==> flow/design.v <==
module ahb (
            hclk
           ,hresetn
           ,htrans
           ,haddr
           ,hwdata
           ,hready_in
           ,hsel
           ,hwrite
           ,hsize
           ,hresp
           ,hready_out
           ,hrdata
           ,frame_num    
           ,sample_in_frame
           ,com_2_ovl
           ,max_point_fft_core
           ,alpha
           ,quarter
           ,fft_num
           ,fft_stage_number
           ,mel_num
           ,cep_num
           ,trigger
           );
input hclk;                       
input hresetn;                    
input [1:0]htrans;
input [11:0]haddr;
input [31:0]hwdata;
input hready_in;
input hsel;
input hwrite;
input [2:0]hsize;
output [1:0]hresp;
output hready_out;
output [31:0]hrdata; 
output [31:0]frame_num;            
output [31:0]sample_in_frame;      
output [31:0]com_2_ovl;            
output [31:0]max_point_fft_core;   
output [31:0]alpha;                
output [31:0]quarter;              
output [31:0]fft_num;              
output [31:0]fft_stage_number;     
output [31:0]mel_num;              
output [31:0]cep_num;              
output trigger;                    
wire hclk;
wire hresetn;
wire [1:0]htrans;
wire [11:0]haddr;
wire [31:0]hwdata;
wire hready_in;
wire hsel;
wire hwrite;
wire [2:0]hsize;
wire [1:0]hresp;
wire hready_out;
reg [31:0]hrdata; 
reg [31:0]frame_num;
reg [31:0]sample_in_frame;
reg [31:0]com_2_ovl;
reg [31:0]max_point_fft_core;
reg [31:0]alpha;
reg [31:0]quarter;
reg [31:0]fft_num;
reg [31:0]fft_stage_number;
reg [31:0]mel_num;
reg [31:0]cep_num;
reg [31:0]trigger_reg;
wire trigger;
reg wr_frame_num_sel;          
reg wr_sample_in_frame_sel;
reg wr_com_2_ovl_sel;
reg wr_max_point_fft_core_sel;
reg wr_alpha_sel;
reg wr_quarter_sel;
reg wr_fft_num_sel;
reg wr_fft_stage_number_sel;
reg wr_mel_num_sel;
reg wr_cep_num_sel;
reg wr_trigger_sel;
wire rd_frame_num_sel;
wire rd_sample_in_frame_sel;
wire rd_com_2_ovl_sel;
wire rd_max_point_fft_core_sel;
wire rd_alpha_sel;
wire rd_quarter_sel;
wire rd_fft_num_sel;
wire rd_fft_stage_number_sel;
wire rd_mel_num_sel;
wire rd_cep_num_sel;
wire rd_trigger_sel;
wire [31:0]nxt_frame_num;
wire [31:0]nxt_sample_in_frame;
wire [31:0]nxt_com_2_ovl;
wire [31:0]nxt_max_point_fft_core;
wire [31:0]nxt_alpha;
wire [31:0]nxt_quarter;
wire [31:0]nxt_fft_num;
wire [31:0]nxt_fft_stage_number;
wire [31:0]nxt_mel_num;
wire [31:0]nxt_cep_num;
wire [31:0]nxt_trigger_reg;
reg [2:0]temp_hsize;
wire [10:0]rd_sel_reg;
reg [31:0]nxt_hrdata;
wire wr_en;
wire rd_en;
assign wr_en = htrans[1] & hready_in & hsel & hwrite;
assign rd_en = htrans[1] & hready_in & hsel & ~hwrite;
always @(posedge hclk or negedge hresetn) begin
  if (!hresetn) begin
    wr_frame_num_sel <= 1'b0; 
  end
  else begin
    if (wr_en && (haddr[11:0] == 12'h000)) begin      
      wr_frame_num_sel <= 1'b1;
    end
    else begin
      wr_frame_num_sel <= 1'b0;
    end        
  end        
end        
always @(posedge hclk or negedge hresetn) begin
  if (!hresetn) begin
    wr_sample_in_frame_sel <= 1'b0; 
  end
  else begin
    if (wr_en && (haddr[11:0] == 12'h001)) begin      
      wr_sample_in_frame_sel <= 1'b1;
    end
    else begin
      wr_sample_in_frame_sel <= 1'b0;
    end        
  end        
end        
always @(posedge hclk or negedge hresetn) begin
  if (!hresetn) begin
    wr_com_2_ovl_sel <= 1'b0; 
  end
  else begin
    if (wr_en && (haddr[11:0] == 12'h002)) begin      
      wr_com_2_ovl_sel <= 1'b1;
    end
    else begin
      wr_com_2_ovl_sel <= 1'b0;
    end        
  end        
end        
always @(posedge hclk or negedge hresetn) begin
  if (!hresetn) begin
    wr_max_point_fft_core_sel <= 1'b0; 
  end
  else begin
    if (wr_en && (haddr[11:0] == 12'h003)) begin      
      wr_max_point_fft_core_sel <= 1'b1;
    end
    else begin
      wr_max_point_fft_core_sel <= 1'b0;
    end        
  end        
end        
always @(posedge hclk or negedge hresetn) begin
  if (!hresetn) begin
    wr_alpha_sel <= 1'b0; 
  end
  else begin
    if (wr_en && (haddr[11:0] == 12'h004)) begin      
      wr_alpha_sel <= 1'b1;
    end
    else begin
      wr_alpha_sel <= 1'b0;
    end        
  end        
end        
always @(posedge hclk or negedge hresetn) begin
  if (!hresetn) begin
    wr_quarter_sel <= 1'b0; 
  end
  else begin
    if (wr_en && (haddr[11:0] == 12'h005)) begin      
      wr_quarter_sel <= 1'b1;
    end
    else begin
      wr_quarter_sel <= 1'b0;
    end        
  end        
end        
always @(posedge hclk or negedge hresetn) begin
  if (!hresetn) begin
    wr_fft_num_sel <= 1'b0; 
  end
  else begin
    if (wr_en && (haddr[11:0] == 12'h006)) begin      
      wr_fft_num_sel <= 1'b1;
    end
    else begin
      wr_fft_num_sel <= 1'b0;
    end        
  end        
end        
always @(posedge hclk or negedge hresetn) begin
  if (!hresetn) begin
    wr_fft_stage_number_sel <= 1'b0; 
  end
  else begin
    if (wr_en && (haddr[11:0] == 12'h007)) begin      
      wr_fft_stage_number_sel <= 1'b1;
    end
    else begin
      wr_fft_stage_number_sel <= 1'b0;
    end        
  end        
end        
always @(posedge hclk or negedge hresetn) begin
  if (!hresetn) begin
    wr_mel_num_sel <= 1'b0; 
  end
  else begin
    if (wr_en && (haddr[11:0] == 12'h008)) begin      
      wr_mel_num_sel <= 1'b1;
    end
    else begin
      wr_mel_num_sel <= 1'b0;
    end        
  end        
end        
always @(posedge hclk or negedge hresetn) begin
  if (!hresetn) begin
    wr_cep_num_sel <= 1'b0; 
  end
  else begin
    if (wr_en && (haddr[11:0] == 12'h009)) begin      
      wr_cep_num_sel <= 1'b1;
    end
    else begin
      wr_cep_num_sel <= 1'b0;
    end        
  end        
end        
always @(posedge hclk or negedge hresetn) begin
  if (!hresetn) begin
    wr_trigger_sel <= 1'b0; 
  end
  else begin
    if (wr_en && (haddr[11:0] == 12'h00a)) begin      
      wr_trigger_sel <= 1'b1;
    end
    else begin
      wr_trigger_sel <= 1'b0;
    end        
  end        
end        
assign rd_frame_num_sel =          (rd_en & (haddr[11:0] == 12'h000))? 1'b1:1'b0;
assign rd_sample_in_frame_sel =    (rd_en & (haddr[11:0] == 12'h001))? 1'b1:1'b0;
assign rd_com_2_ovl_sel =          (rd_en & (haddr[11:0] == 12'h002))? 1'b1:1'b0;
assign rd_max_point_fft_core_sel = (rd_en & (haddr[11:0] == 12'h003))? 1'b1:1'b0;
assign rd_alpha_sel =              (rd_en & (haddr[11:0] == 12'h004))? 1'b1:1'b0;
assign rd_quarter_sel =            (rd_en & (haddr[11:0] == 12'h005))? 1'b1:1'b0;
assign rd_fft_num_sel =            (rd_en & (haddr[11:0] == 12'h006))? 1'b1:1'b0;
assign rd_fft_stage_number_sel =   (rd_en & (haddr[11:0] == 12'h007))? 1'b1:1'b0;
assign rd_mel_num_sel =            (rd_en & (haddr[11:0] == 12'h008))? 1'b1:1'b0;
assign rd_cep_num_sel =            (rd_en & (haddr[11:0] == 12'h009))? 1'b1:1'b0;
assign rd_trigger_sel =            (rd_en & (haddr[11:0] == 12'h00a))? 1'b1:1'b0;
always @(posedge hclk or negedge hresetn) begin
  if (!hresetn) begin
    temp_hsize <= 3'b0; 
  end
  else begin
    temp_hsize <= hsize; 
  end
end        
assign nxt_frame_num =          (wr_frame_num_sel &          (temp_hsize == 2'h2))? hwdata[31:0]:frame_num;
assign nxt_sample_in_frame =    (wr_sample_in_frame_sel &    (temp_hsize == 2'h2))? hwdata[31:0]:sample_in_frame;
assign nxt_com_2_ovl =          (wr_com_2_ovl_sel &          (temp_hsize == 2'h2))? hwdata[31:0]:com_2_ovl;
assign nxt_max_point_fft_core = (wr_max_point_fft_core_sel & (temp_hsize == 2'h2))? hwdata[31:0]:max_point_fft_core;
assign nxt_alpha =              (wr_alpha_sel &              (temp_hsize == 2'h2))? hwdata[31:0]:alpha;
assign nxt_quarter =            (wr_quarter_sel &            (temp_hsize == 2'h2))? hwdata[31:0]:quarter;
assign nxt_fft_num =            (wr_fft_num_sel &            (temp_hsize == 2'h2))? hwdata[31:0]:fft_num;
assign nxt_fft_stage_number =   (wr_fft_stage_number_sel &   (temp_hsize == 2'h2))? hwdata[31:0]:fft_stage_number;
assign nxt_mel_num =            (wr_mel_num_sel &            (temp_hsize == 2'h2))? hwdata[31:0]:mel_num;
assign nxt_cep_num =            (wr_cep_num_sel &            (temp_hsize == 2'h2))? hwdata[31:0]:cep_num;
assign nxt_trigger_reg =        (wr_trigger_sel &            (temp_hsize == 2'h2))? {31'b0,hwdata[0]}:trigger_reg;
always @(posedge hclk or negedge hresetn) begin
  if (!hresetn) begin
    frame_num <= 32'b0; 
  end
  else begin
    frame_num <= nxt_frame_num;
  end        
end        
always @(posedge hclk or negedge hresetn) begin
  if (!hresetn) begin
    sample_in_frame <= 32'b0; 
  end
  else begin
    sample_in_frame <= nxt_sample_in_frame;
  end        
end        
always @(posedge hclk or negedge hresetn) begin
  if (!hresetn) begin
    com_2_ovl <= 32'b0; 
  end
  else begin
    com_2_ovl <= nxt_com_2_ovl;
  end        
end        
always @(posedge hclk or negedge hresetn) begin
  if (!hresetn) begin
    max_point_fft_core <= 32'b0; 
  end
  else begin
    max_point_fft_core <= nxt_max_point_fft_core;
  end        
end        
always @(posedge hclk or negedge hresetn) begin
  if (!hresetn) begin
    alpha <= 32'b0; 
  end
  else begin
    alpha <= nxt_alpha;
  end        
end        
always @(posedge hclk or negedge hresetn) begin
  if (!hresetn) begin
    quarter <= 32'b0; 
  end
  else begin
    quarter <= nxt_quarter;
  end        
end        
always @(posedge hclk or negedge hresetn) begin
  if (!hresetn) begin
    fft_num <= 32'b0; 
  end
  else begin
    fft_num <= nxt_fft_num;
  end        
end        
always @(posedge hclk or negedge hresetn) begin
  if (!hresetn) begin
    fft_stage_number <= 32'b0; 
  end
  else begin
    fft_stage_number <= nxt_fft_stage_number;
  end        
end        
always @(posedge hclk or negedge hresetn) begin
  if (!hresetn) begin
    mel_num <= 32'b0; 
  end
  else begin
    mel_num <= nxt_mel_num;
  end        
end        
always @(posedge hclk or negedge hresetn) begin
  if (!hresetn) begin
    cep_num <= 32'b0; 
  end
  else begin
    cep_num <= nxt_cep_num;
  end        
end        
always @(posedge hclk or negedge hresetn) begin
  if (!hresetn) begin
    trigger_reg <= 32'b0; 
  end
  else begin
    trigger_reg <= nxt_trigger_reg;
  end        
end        
assign trigger = trigger_reg[0];
assign rd_sel_reg = {rd_trigger_sel,rd_cep_num_sel,rd_mel_num_sel,rd_fft_stage_number_sel,rd_fft_num_sel,rd_quarter_sel,rd_alpha_sel,rd_max_point_fft_core_sel,rd_com_2_ovl_sel,rd_sample_in_frame_sel,rd_frame_num_sel}; 
always @(rd_sel_reg or nxt_frame_num or nxt_sample_in_frame or nxt_com_2_ovl or nxt_max_point_fft_core or nxt_alpha or nxt_quarter or nxt_fft_num or nxt_fft_stage_number or nxt_mel_num or nxt_cep_num or nxt_trigger_reg) begin
  case (rd_sel_reg)
    11'b000_0000_0001: nxt_hrdata = nxt_frame_num;
    11'b000_0000_0010: nxt_hrdata = nxt_sample_in_frame;
    11'b000_0000_0100: nxt_hrdata = nxt_com_2_ovl;
    11'b000_0000_1000: nxt_hrdata = nxt_max_point_fft_core;
    11'b000_0001_0000: nxt_hrdata = nxt_alpha;
    11'b000_0010_0000: nxt_hrdata = nxt_quarter;
    11'b000_0100_0000: nxt_hrdata = nxt_fft_num;
    11'b000_1000_0000: nxt_hrdata = nxt_fft_stage_number;
    11'b001_0000_0000: nxt_hrdata = nxt_mel_num;
    11'b010_0000_0000: nxt_hrdata = nxt_cep_num;
    11'b100_0000_0000: nxt_hrdata = {31'b0, nxt_trigger_reg[0]};
    default:           nxt_hrdata = 32'b0;
  endcase        
end        
always @(posedge hclk or negedge hresetn) begin
  if (!hresetn) begin
    hrdata <= 32'b0; 
  end
  else begin
    hrdata <= nxt_hrdata;
  end        
end        
assign hresp = 2'b0;
assign hready_out = 1'b1;
endmodule
# Step by step through the tools: ahb
# Tool output for the design above, in the order of the flow.
# Line numbers count from 1 in the design file above.
# Operators: Yosys type, input widths -> output width; for muxes data width and select width s.
# Cell names lack the library's common part.
# The mark - stands for no value.
[setup]
top = "ahb"
clk_port = "hclk"
cell_library = "sky130hd"
corner = "tt_025C_1v80"

# Elaborated design
# Source: Yosys, flattened and elaborated, memories not mapped. Widths are those after wreduce; folded enables and synchronous resets count as part of the registers. Registers that Yosys merges into a memory's read port (data or address) are not register bits. Print and check cells do not count. Equal cells are merged and count once.
[word_totals]
register_bits = 367
inputBits = 54
output_inout_bits = 356
elab_cells = 119
[op_classes]
eq_ne = 22
mux = 34
n_logic = 27
reduce_logical = 12
[ops]
columns = ["cell", "n"]
rows = [
  ["$pmux 32 s11", 1],
  ["$mux 32", 10],
  ["$eq 12x3->1 const B", 4],
  ["$eq 12x4->1 const B", 3],
  ["$and 1x1->1", 26],
  ["$eq 12x2->1 const B", 2],
  ["$mux 1", 23],
  ["$eq 12x1->1 const B", 1],
  ["$logic_not 12->1", 1],
  ["$logic_and 1x1->1", 11],
  ["$eq 11x1->1 const B", 1],
  ["$eq 11x10->1 const B", 1],
  ["$eq 11x11->1 const B", 1],
  ["$eq 11x2->1 const B", 1],
  ["$eq 11x3->1 const B", 1],
  ["$eq 11x4->1 const B", 1],
  ["$eq 11x5->1 const B", 1],
  ["$eq 11x6->1 const B", 1],
  ["$eq 11x7->1 const B", 1],
  ["$eq 11x8->1 const B", 1],
  ["$eq 11x9->1 const B", 1],
  ["$eq 3x2->1 const B", 1],
  ["$not 1->1", 1],
]

# Depth
# Yosys ltp: most cells in a row. Word level: on the elaborated netlist, between registers, memories and ports. Mapped: between sequential cells and ports; inverters and the memories' decode and read muxes count.
[depth]
ltp_word = 7
abc_area = 1
mapped_depth = 11
depth_no_buf = 10

# After synthesis
# Yosys stat after the flow's synthesis: flattened, memories mapped to cells. It holds for the ABC_AREA given above (unset counts as 0); a run with the other value may have another netlist.
[synth_totals]
cell_count = 2210
area_um2 = 16363.2
seqArea_um2 = 9183.8
ffs = 367
n_buf = 127
[types]
columns = ["type", "n", "area_total_um2"]
rows = [
  ["dfrtp_1", 367, 9.18E+03],
  ["nand2_1", 1215, 4.56E+03],
  ["nor2_1", 198, 743.213],
  ["inv_1", 151, 566.794],
  ["nand3_1", 73, 365.35],
  ["clkbuf_1", 95, 356.592],
  ["o21ai_0", 54, 270.259],
  ["buf_2", 27, 135.13],
  ["o21ai_1", 10, 50.048],
  ["buf_4", 4, 30.029],
  ["nor2_2", 3, 18.768],
  ["nor3_4", 1, 16.266],
  ["nand2_2", 2, 12.512],
  ["nand4_1", 2, 12.512],
  ["clkinv_1", 3, 11.261],
  ["nor2_4", 1, 11.261],
  ["conb_1", 2, 7.507],
  ["nand3b_1", 1, 7.507],
  ["buf_1", 1, 3.754],
]

# Path before layout
# Source: OpenSTA report_checks on the synthesized netlist (no wires, ideal clock, input and output delay 20% of the period each), path of least setup slack; recovery checks are left aside. Register names are those of the netlist, which keeps one name where synthesis merged equal registers.
[synth_path]
path_type = "in2reg"
startpoint = "input haddr[11]"
endpoint = "register hrdata[10]"
tclk_ps = 10000
input_delay_ps = 2000
setup_ps = 68
t_first_pin_ps = 2000
t_arrival_ps = 3219
required_time_ps = 9932
slack_ps = 6713
delay_ps = 1287
path_stages = 10
n_path_buf = 1
synth_period_reached_ps = 3287
# "delay_ps" is the arrival time less input delay plus setup time.
# "path_stages" counts driving pins, that of a launching flip-flop among them; a cell with two outputs on the path counts twice.
# "synth_period_reached_ps" = period - worst setup slack (recovery checks aside). The figure is calculated, with input and output delays left at 20% of the set period.
# Between the ends stands the longest chain of elaborated cells between them, by number of cells; it is not shown to be the way that was timed. Of several equally long chains one is given.
# A line is the first line of the expression or statement that the cell stems from. Yosys adds cells for indexed reads and writes and turns some case tables into memories.
[synth_via]
path_cell_list = "nor2_1 -> nand2_1 -> nor2_2 -> nand2_1 -> nor2_4 -> clkinv_1 -> buf_2 -> nor2_1 -> nor2_1 -> nand3_1"
elab_chain_len = 5
cells_between = 45
classes_between = "21 x eq/ne; 12 x mux; 11 x logic; 1 x reduce/logical"
[synth_lines]
columns = ["element", "line_no", "text"]
rows = [
  ["start: declaration", 29, "input [11:0]haddr;"],
  ["$logic_not 12->1", 256, "assign rd_frame_num_sel =          (rd_en & (haddr[11:0] == 12'h000))? 1'b1:1'b0;"],
  ["$and 1x1->1", 256, ""],
  ["$mux 1", 256, ""],
  ["$eq 11x11->1", 377, "case (rd_sel_reg)"],
  ["$pmux 32 s11", 377, ""],
  ["end: assignment", 394, "hrdata <= 32'b0;"],
  ["end: assignment", 397, "hrdata <= nxt_hrdata;"],
  ["end: declaration", 37, "output [31:0]hrdata;"],
]

# Timing after layout
# From the final timing report of entry B: the path of least setup slack in the routed layout; clock arrival at registers is part of the times.
# The path's times are printed in steps of 10 ps; the period is the one set.
[layout_path]
path_type = "in2reg"
startpoint = "input haddr[0]"
endpoint = "register hrdata[4]"
tclk_ps = 3940
input_delay_ps = 790
setup_ps = 150
t_first_pin_ps = 790
t_arrival_ps = 3310
required_time_ps = 4350
slack_ps = 1040
path_stages = 10
n_path_buf = 1
# Between the ends stands the longest chain of elaborated cells between them, by number of cells; it is not shown to be the way that was timed. Of several equally long chains one is given.
[layout_via]
path_cell_list = "clkdlybuf4s50_1 -> inv_1 -> nand2_1 -> nor2_1 -> nand3_1 -> clkinv_1 -> nand2_1 -> nand2_1 -> nor2_1 -> nand3_1"
elab_chain_len = 5
cells_between = 45
classes_between = "21 x eq/ne; 12 x mux; 11 x logic; 1 x reduce/logical"
[layout_lines]
columns = ["element", "line_no", "text"]
rows = [
  ["start: declaration", 29, "input [11:0]haddr;"],
  ["$logic_not 12->1", 256, "assign rd_frame_num_sel =          (rd_en & (haddr[11:0] == 12'h000))? 1'b1:1'b0;"],
  ["$and 1x1->1", 256, ""],
  ["$mux 1", 256, ""],
  ["$eq 11x11->1", 377, "case (rd_sel_reg)"],
  ["$pmux 32 s11", 377, ""],
  ["end: assignment", 394, "hrdata <= 32'b0;"],
  ["end: assignment", 397, "hrdata <= nxt_hrdata;"],
  ["end: declaration", 37, "output [31:0]hrdata;"],
]

Record of 2 stored runs of the RTL-to-layout flow on ahb, platform sky130hd. The runs are unordered. Constraints: input delay and output delay 20% of the set period each, output load 0.01 pF.
"timing.achieved_period_ps" is the run's clock period less its worst setup slack. It is reckoned from that one timing run; input and output delays stay at 20% of the period that was set.
"worst_path_ps" = time allowed to the worst setup path (clock period - input delay - output delay, where it has them) - its slack; a late launch clock adds to it, a late capture clock takes from it.
"design_power_uw" rests on the timing tool's default activity at the inputs, not on a simulated workload.
"worst_path_ps" is given in steps of 10 ps.

# entry A
==> flow/run.sh <==
#!/bin/bash
# the make line also repeats the synthesis and layout settings of config.mk as NAME=value (left out here)
make -C /OpenROAD-flow-scripts/flow DESIGN_CONFIG=/design/flow/config.mk WORK_HOME=/design/flow/orfs CLKGATE_MAP_FILE= finish
==> flow/config.mk <==
export PLATFORM = sky130hd
export DESIGN_NAME = ahb
export DESIGN_NICKNAME = ahb
export VERILOG_FILES = /design/flow/design.v
export SDC_FILE = /design/flow/constraint.sdc
export NUM_CORES = 4
export LEC_CHECK = 0
export CAP_MARGIN = 20
export CELL_PAD_IN_SITES_DETAIL_PLACEMENT = 2
export CELL_PAD_IN_SITES_GLOBAL_PLACEMENT = 3
export CORE_ASPECT_RATIO = 1.69
export CORE_MARGIN = 2
export CORE_UTILIZATION = 71
export CTS_CLUSTER_SIZE = 51
export GPL_TIMING_DRIVEN = 0
export HOLD_SLACK_MARGIN = 0.25
export MIN_ROUTING_LAYER = met2
export PLACE_DENSITY_LB_ADDON = 0.17
export SLEW_MARGIN = 30
==> flow/constraint.sdc <==
create_clock -name core_clock -period 3.26 [get_ports {hclk}]
set_input_delay 0.6520 -clock core_clock [delete_from_list [all_inputs] [get_ports {hclk}]]
set_output_delay 0.6520 -clock core_clock [all_outputs]
set_load 0.01 [all_outputs]

==> entry A: results <==
outcome="did not finish, placement stopped with FLW-0024"

# entry B
==> flow/run.sh <==
#!/bin/bash
# the make line also repeats the synthesis and layout settings of config.mk as NAME=value (left out here)
make -C /OpenROAD-flow-scripts/flow DESIGN_CONFIG=/design/flow/config.mk WORK_HOME=/design/flow/orfs CLKGATE_MAP_FILE= finish
==> flow/config.mk <==
export PLATFORM = sky130hd
export DESIGN_NAME = ahb
export DESIGN_NICKNAME = ahb
export VERILOG_FILES = /design/flow/design.v
export SDC_FILE = /design/flow/constraint.sdc
export NUM_CORES = 4
export LEC_CHECK = 0
export ABC_AREA = 1
export CAP_MARGIN = 20
export CELL_PAD_IN_SITES_DETAIL_PLACEMENT = 0
export CORE_MARGIN = 7
export CORE_UTILIZATION = 27
export CTS_CLUSTER_SIZE = 68
export PLACE_DENSITY_LB_ADDON = 0.23
export SETUP_SLACK_MARGIN = -0.39
export SLEW_MARGIN = 20
export TNS_END_PERCENT = 80
==> flow/constraint.sdc <==
create_clock -name core_clock -period 3.94 [get_ports {hclk}]
set_input_delay 0.7880 -clock core_clock [delete_from_list [all_inputs] [get_ports {hclk}]]
set_output_delay 0.7880 -clock core_clock [all_outputs]
set_load 0.01 [all_outputs]

==> entry B: results <==
synth_area_um2=16363.2
total_die_area_um2=67693.6
finalUtil_frac=0.381
fin_ws_ps=1042
final_setup_tns_ps=0
design_power_uw=8205
timing.achieved_period_ps=2898
worst_path_ps=2110
worst_setup_path_type="in2reg"
